==> flow/design.v <==
module fixed_point_alu (
    input clk,
    input rst,
    input [1:0] op,           
    input signed [15:0] a,    
    input signed [15:0] b,    
    output reg signed [23:0] out,   
    output reg overflow       
);
    localparam Q8_MAX_POS = 16'sh7FFF;    
    localparam Q8_MAX_NEG = 16'sh8000;    
    localparam Q16_MAX_POS = 24'sh7FFFFF;  
    localparam Q16_MAX_NEG = 24'sh800000;  
    reg signed [31:0] mul_result;   
    reg signed [23:0] add_sub_result;
    always @(posedge clk or posedge rst) begin
        if (rst) begin
            out <= 0;
            overflow <= 0;
        end else begin
            case (op)
                2'b00: begin
                    add_sub_result = a + b;
                    if ((a > 0 && b > 0 && add_sub_result < 0) || 
                        (a < 0 && b < 0 && add_sub_result > 0)) begin
                        overflow <= 1;
                        out <= (a[15] == 1) ? Q16_MAX_NEG : Q16_MAX_POS;
                    end else begin
                        overflow <= 0;
                        out <= { {8{add_sub_result[15]}}, add_sub_result };  
                    end
                end
                2'b01: begin
                    add_sub_result = a - b;
                    if ((a > 0 && b < 0 && add_sub_result < 0) || 
                        (a < 0 && b > 0 && add_sub_result > 0)) begin
                        overflow <= 1;
                        out <= (a[15] == 1) ? Q16_MAX_NEG : Q16_MAX_POS;
                    end else begin
                        overflow <= 0;
                        out <= { {8{add_sub_result[15]}}, add_sub_result };  
                    end
                end
               2'b10: begin
    mul_result = a * b;   
    if ($signed(mul_result[31:8]) > $signed(Q16_MAX_POS)) begin
        overflow <= 1;
        out <= Q16_MAX_POS;
    end else if ($signed(mul_result[31:8]) < $signed(Q16_MAX_NEG)) begin
        overflow <= 1;
        out <= Q16_MAX_NEG;
    end else begin
        overflow <= 0;
        out <= mul_result[31:8];   
    end
end
                2'b11: begin
                    if (b == 0) begin   
                        overflow <= 1;
                        out <= (a[15] == 1) ? Q16_MAX_NEG : Q16_MAX_POS;
                    end else begin
                        out <= (a << 8) / b;
                        overflow <= 0;
                    end
                end
                default: begin
                    out <= 0;
                    overflow <= 0;
                end
            endcase
        end
    end
endmodule
## Tool chain data of fixed_point_alu

What the tools print for fixed_point_alu, step after step.
Line numbers count from 1 in the design file above.
Operators carry their Yosys type and port widths (W data, S select, Z words).
Cell names lack the library's common part.
Not given: n/a

- Design top: fixed_point_alu
- Clock input: clk
- Library: sky130hd
- Library corner: tt_025C_1v80

## Word level

Source: Yosys, flattened and elaborated, memories not mapped. Widths are those after wreduce; folded enables and synchronous resets count as part of the registers. Registers that Yosys merges into a memory's read port (data or address) are not register bits. Print and check cells do not count. Equal cells are merged and count once.

- $lt $le $gt $ge: 10
- Shifts and indexed selects: 0
- $add $sub $neg: 2
- Muxes and demuxes: 13
- Bitwise operators: 0
- Divide/modulo/power cells: 1
- Eq/ne operators: 3
- Multipliers: 1
- Reductions and logical operators: 12

Operators with widths:

| operator | number |
|---|---|
| $mul A16 B16 Y32 | 1 |
| $div A24 B16 Y24 | 1 |
| $mux W24 | 6 |
| $pmux W24 S4 | 1 |
| $gt A17 B1 Y1 const B | 2 |
| $lt A17 B1 Y1 const B | 2 |
| $gt A16 B1 Y1 const B | 2 |
| $lt A16 B1 Y1 const B | 2 |
| $gt A24 B24 Y1 const B | 1 |
| $lt A24 B24 Y1 const B | 1 |
| $add A16 B16 Y17 | 1 |
| $sub A16 B16 Y17 | 1 |
| $logic_not A16 Y1 | 1 |
| $logic_and A1 B1 Y1 | 8 |
| $mux W1 | 5 |
| $eq A2 B2 Y1 const B | 2 |
| $pmux W1 S4 | 1 |
| $logic_or A1 B1 Y1 | 2 |
| $eq A2 B1 Y1 const B | 1 |
| $logic_not A2 Y1 | 1 |

- Register bits after elaboration: 25
- ROM bits: 0
- Elaborated cells: 44
- Memories: 0
- Input port bits: 36
- Bits in writable memories: 0
- Clocked read ports x word width: 0
- Output and inout bits: 25
- Latch bits: 0

## Longest topological paths

Depth = most cells in a row (Yosys ltp): at word level without a register or memory, in the mapped netlist without a sequential cell, where the memories' decode and read muxes count.

- Depth in word-level cells: 6
- ABC_AREA: 0
- Depth in mapped cells: 253
- Depth with buffers taken out: 227

## Mapped cells and area

Yosys stat after the flow's synthesis: flattened, memories mapped to cells. It holds for the ABC_AREA given above (unset counts as 0); a run with the other value may have another netlist.

- Area of sequential cells: 625.6 um2
- Buffer cells: 155
- Standard cells after synthesis: 4,031
- Synthesis area: 30,205.2 um2
- Flip-flops: 25

Cell types:

| type | number | total area (um2) |
|---|---|---|
| fa_1 | 264 | 5.29E+03 |
| ha_1 | 407 | 5.09E+03 |
| xnor2_1 | 195 | 1.71E+03 |
| nand2_1 | 436 | 1,636.57 |
| inv_1 | 393 | 1.48E+03 |
| nor2_1 | 331 | 1.24E+03 |
| a21oi_1 | 241 | 1.21E+03 |
| o21ai_0 | 194 | 970.931 |
| a21o_1 | 117 | 878.342 |
| xor2_1 | 83 | 726.947 |
| o21a_1 | 86 | 645.619 |
| dfrtp_1 | 25 | 625.6 |
| nor3_1 | 94 | 470.451 |
| and2_1 | 73 | 456.688 |
| nand3_1 | 86 | 430.413 |
| clkbuf_1 | 111 | 416.65 |
| mux2_2 | 34 | 382.867 |
| o211ai_1 | 47 | 352.838 |

Other cell types: 89; their cells: 814.

## Path before layout

Source: OpenSTA report_checks on the synthesized netlist (no wires, ideal clock, input and output delay 20% of the period each), path of least setup slack; recovery checks are left aside. Register names are those of the netlist, which keeps one name where synthesis merged equal registers.

- Path type: input to register
- From: input b[0]
- To: register out[18]
- Time at the first pin: 12.000 ns
- Data required time: 59.877 ns
- Input delay: 12.000 ns
- Setup time: 0.123 ns
- Path buffers: 33
- Path delay: 49.509 ns
- Period: 60.0 ns
- Data arrival time: 61.386 ns
- Stages on the path: 228
- Setup slack: -1.509 ns
- Synthesis period reached: 61.509 ns

"path delay" is the arrival time less input delay plus setup time.
"stages on the path": output pins that drive a net of the path, with the launching flip-flop's if there is one; two outputs of one cell count as two.
"synthesis period reached" = period - worst setup slack (recovery checks aside). The figure is calculated, with input and output delays left at 20% of the set period.
At most two assigning lines are given for a register; there are more.

- Path through: buf_2 > clkinv_1 > clkbuf_1 > ha_1 > clkbuf_1 > nor3b_2 > nor2_1 > xnor2_1 > o2111ai_1 > or3_1 > clkbuf_1 > mux2i_2 > ha_1 > o21a_1 > or2_2 > and2_1 > nand2_1 > mux2i_1 > (+192 left out) > nor2_1 > a21o_1 > ha_1 > a21o_1 > a21o_1 > a21o_1 > a21o_1 > a21oi_1 > o211ai_1 > a211o_1 > nor2_1 > ha_1 > and3_1 > clkbuf_1 > a41oi_1 > xor2_1 > o21ai_0 > nand2_1
- Elaborated cells between the ends (all ways): 29
- Classes of those cells: add/sub: 2; mul: 1; div: 1; compare: 8; mux: 6; reduce/logical: 11

Ends and longest elaborated chain, post-synthesis:

| item | RTL line | text |
|---|---|---|
| start: declaration | 6 | `input signed [15:0] b,` |
| end: assignment | 27 | `out <= (a[15] == 1) ? Q16_MAX_NEG : Q16_MAX_POS;` |
| end: assignment | 30 | `out <= { {8{add_sub_result[15]}}, add_sub_result };` |
| end: declaration | 7 | `output reg signed [23:0] out,` |

Chain of elaborated cells between the ends: none given.

## Worst path after layout

Path of least setup slack in the final report of run 2 (OpenROAD, finished layout, wires in). Where an end is a register, its clock arrival counts in the times.

- Path type: input to register
- From: input b[15]
- To: register out[6]
- Period: 75.3 ns
- Setup slack: 7.25 ns
- Input delay: 15.06 ns
- Data required time: 75.44 ns
- Setup time: 0.16 ns
- Data arrival time: 68.19 ns
- Path buffers: 11
- Stages on the path: 207
- Time at the first pin: 15.06 ns

At most two assigning lines are given for a register; there are more.

- Path through: buf_2 > buf_4 > inv_1 > a32oi_1 > and2_1 > buf_4 > o2111ai_1 > or3_1 > mux2i_2 > ha_1 > o21a_1 > or2_2 > and2_1 > nand2_1 > mux2i_1 > ha_1 > o21a_1 > o21a_1 > (+171 left out) > nor2b_1 > a22oi_1 > buf_4 > nor2_1 > a221o_1 > ha_1 > nand4_1 > nor2_1 > nand3_1 > or3_1 > a311oi_1 > nor2_1 > ha_1 > and3_2 > a21oi_1 > xnor2_1 > o21ai_1 > nand4_1
- Elaborated cells between the ends (all ways): 29
- Classes of those cells: add/sub: 2; mul: 1; div: 1; compare: 8; mux: 6; reduce/logical: 11

Ends and longest elaborated chain, post-layout:

| item | RTL line | text |
|---|---|---|
| start: declaration | 6 | `input signed [15:0] b,` |
| end: assignment | 27 | `out <= (a[15] == 1) ? Q16_MAX_NEG : Q16_MAX_POS;` |
| end: assignment | 30 | `out <= { {8{add_sub_result[15]}}, add_sub_result };` |
| end: declaration | 7 | `output reg signed [23:0] out,` |

Chain of elaborated cells between the ends: none given.

## Implementation results

Settings and measured results of 5 stored flow runs for module fixed_point_alu (sky130hd), not sorted in any way. The constraints put input and output delay at 20% of the set period each and load the outputs with 0.01 pF.
"achieved clock period" is the run's clock period less its worst setup slack. It is reckoned from that one timing run; input and output delays stay at 20% of the period that was set.
"time on the worst setup path" is the time allowed to the run's worst setup path (the clock period less input and output delay, where it has them) less its slack. Clock arrival times count: a late capture clock shortens it, a late launch clock lengthens it.
Settings: n/a = not set for that run.
Results: n/a = not shown.

| item | run 1 | run 2 | run 3 | run 4 | run 5 |
|---|---|---|---|---|---|
| CAP_MARGIN | 30 | 20 | 20 | 20 | 10 |
| CELL_PAD_IN_SITES_GLOBAL_PLACEMENT | 2 | n/a | 0 | 3 | 2 |
| CORE_ASPECT_RATIO | 1.49 | 0.84 | 1.04 | n/a | 0.69 |
| CORE_UTILIZATION | 70 | 64 | 44 | 40 | 54 |
| CTS_CLUSTER_DIAMETER | 109 | n/a | n/a | n/a | n/a |
| GPL_ROUTABILITY_DRIVEN | 1 | n/a | 1 | 0 | 0 |
| PLACE_DENSITY_LB_ADDON | 0.27 | 0.05 | n/a | n/a | n/a |
| SETUP_SLACK_MARGIN | -2.0 | 5.0 | n/a | n/a | 5.0 |
| period_ns | 60.2 | 75.3 | 45.2 | 72.4 | 41.8 |
| CORE_MARGIN | 2 | 2 | 2 | 5 | 2 |
| SLEW_MARGIN | 20 | 20 | 5 | 20 | 20 |
| HOLD_SLACK_MARGIN | n/a | -0.01 | n/a | n/a | n/a |
| MIN_ROUTING_LAYER | n/a | met1 | n/a | met2 | n/a |
| TNS_END_PERCENT | n/a | 35 | 75 | n/a | n/a |
| ABC_AREA | n/a | n/a | 1 | 1 | n/a |
| CELL_PAD_IN_SITES_DETAIL_PLACEMENT | n/a | n/a | 1 | n/a | n/a |
| CTS_CLUSTER_SIZE | n/a | n/a | 13 | 20 | n/a |
| GPL_TIMING_DRIVEN | n/a | n/a | 0 | n/a | 1 |
| PLACE_DENSITY | n/a | n/a | 0.78 | n/a | 0.63 |
| MAX_ROUTING_LAYER | n/a | n/a | n/a | n/a | met5 |
| total die area (um2) | n/a | 48,956.6 | n/a | 79,045.3 | n/a |
| standard-cell area of the final layout (um2) | n/a | 32,428.6 | n/a | 31,921.9 | n/a |
| post-route setup TNS (ns) | n/a | 0.000 | n/a | 0.000 | n/a |
| achieved clock period (ns) | n/a | 68.048 | n/a | 67.459 | n/a |
| mapped cell area after synthesis (um2) | n/a | 30,205.2 | n/a | 29,409.5 | n/a |
| time on the worst setup path (ns) | n/a | 52.99 | n/a | 52.98 | n/a |
| worst setup path kind | n/a | input to register | n/a | input to register | n/a |
| utilization after routing | n/a | 0.7 | n/a | 0.438 | n/a |
| worst slack on setup checks (ns) | n/a | 7.252 | n/a | 4.941 | n/a |

Run 1: did not finish, placement stopped with FLW-0024
Run 3: did not finish, routing stopped with GRT-0116
Run 5: did not finish, placement stopped with GPL-0301
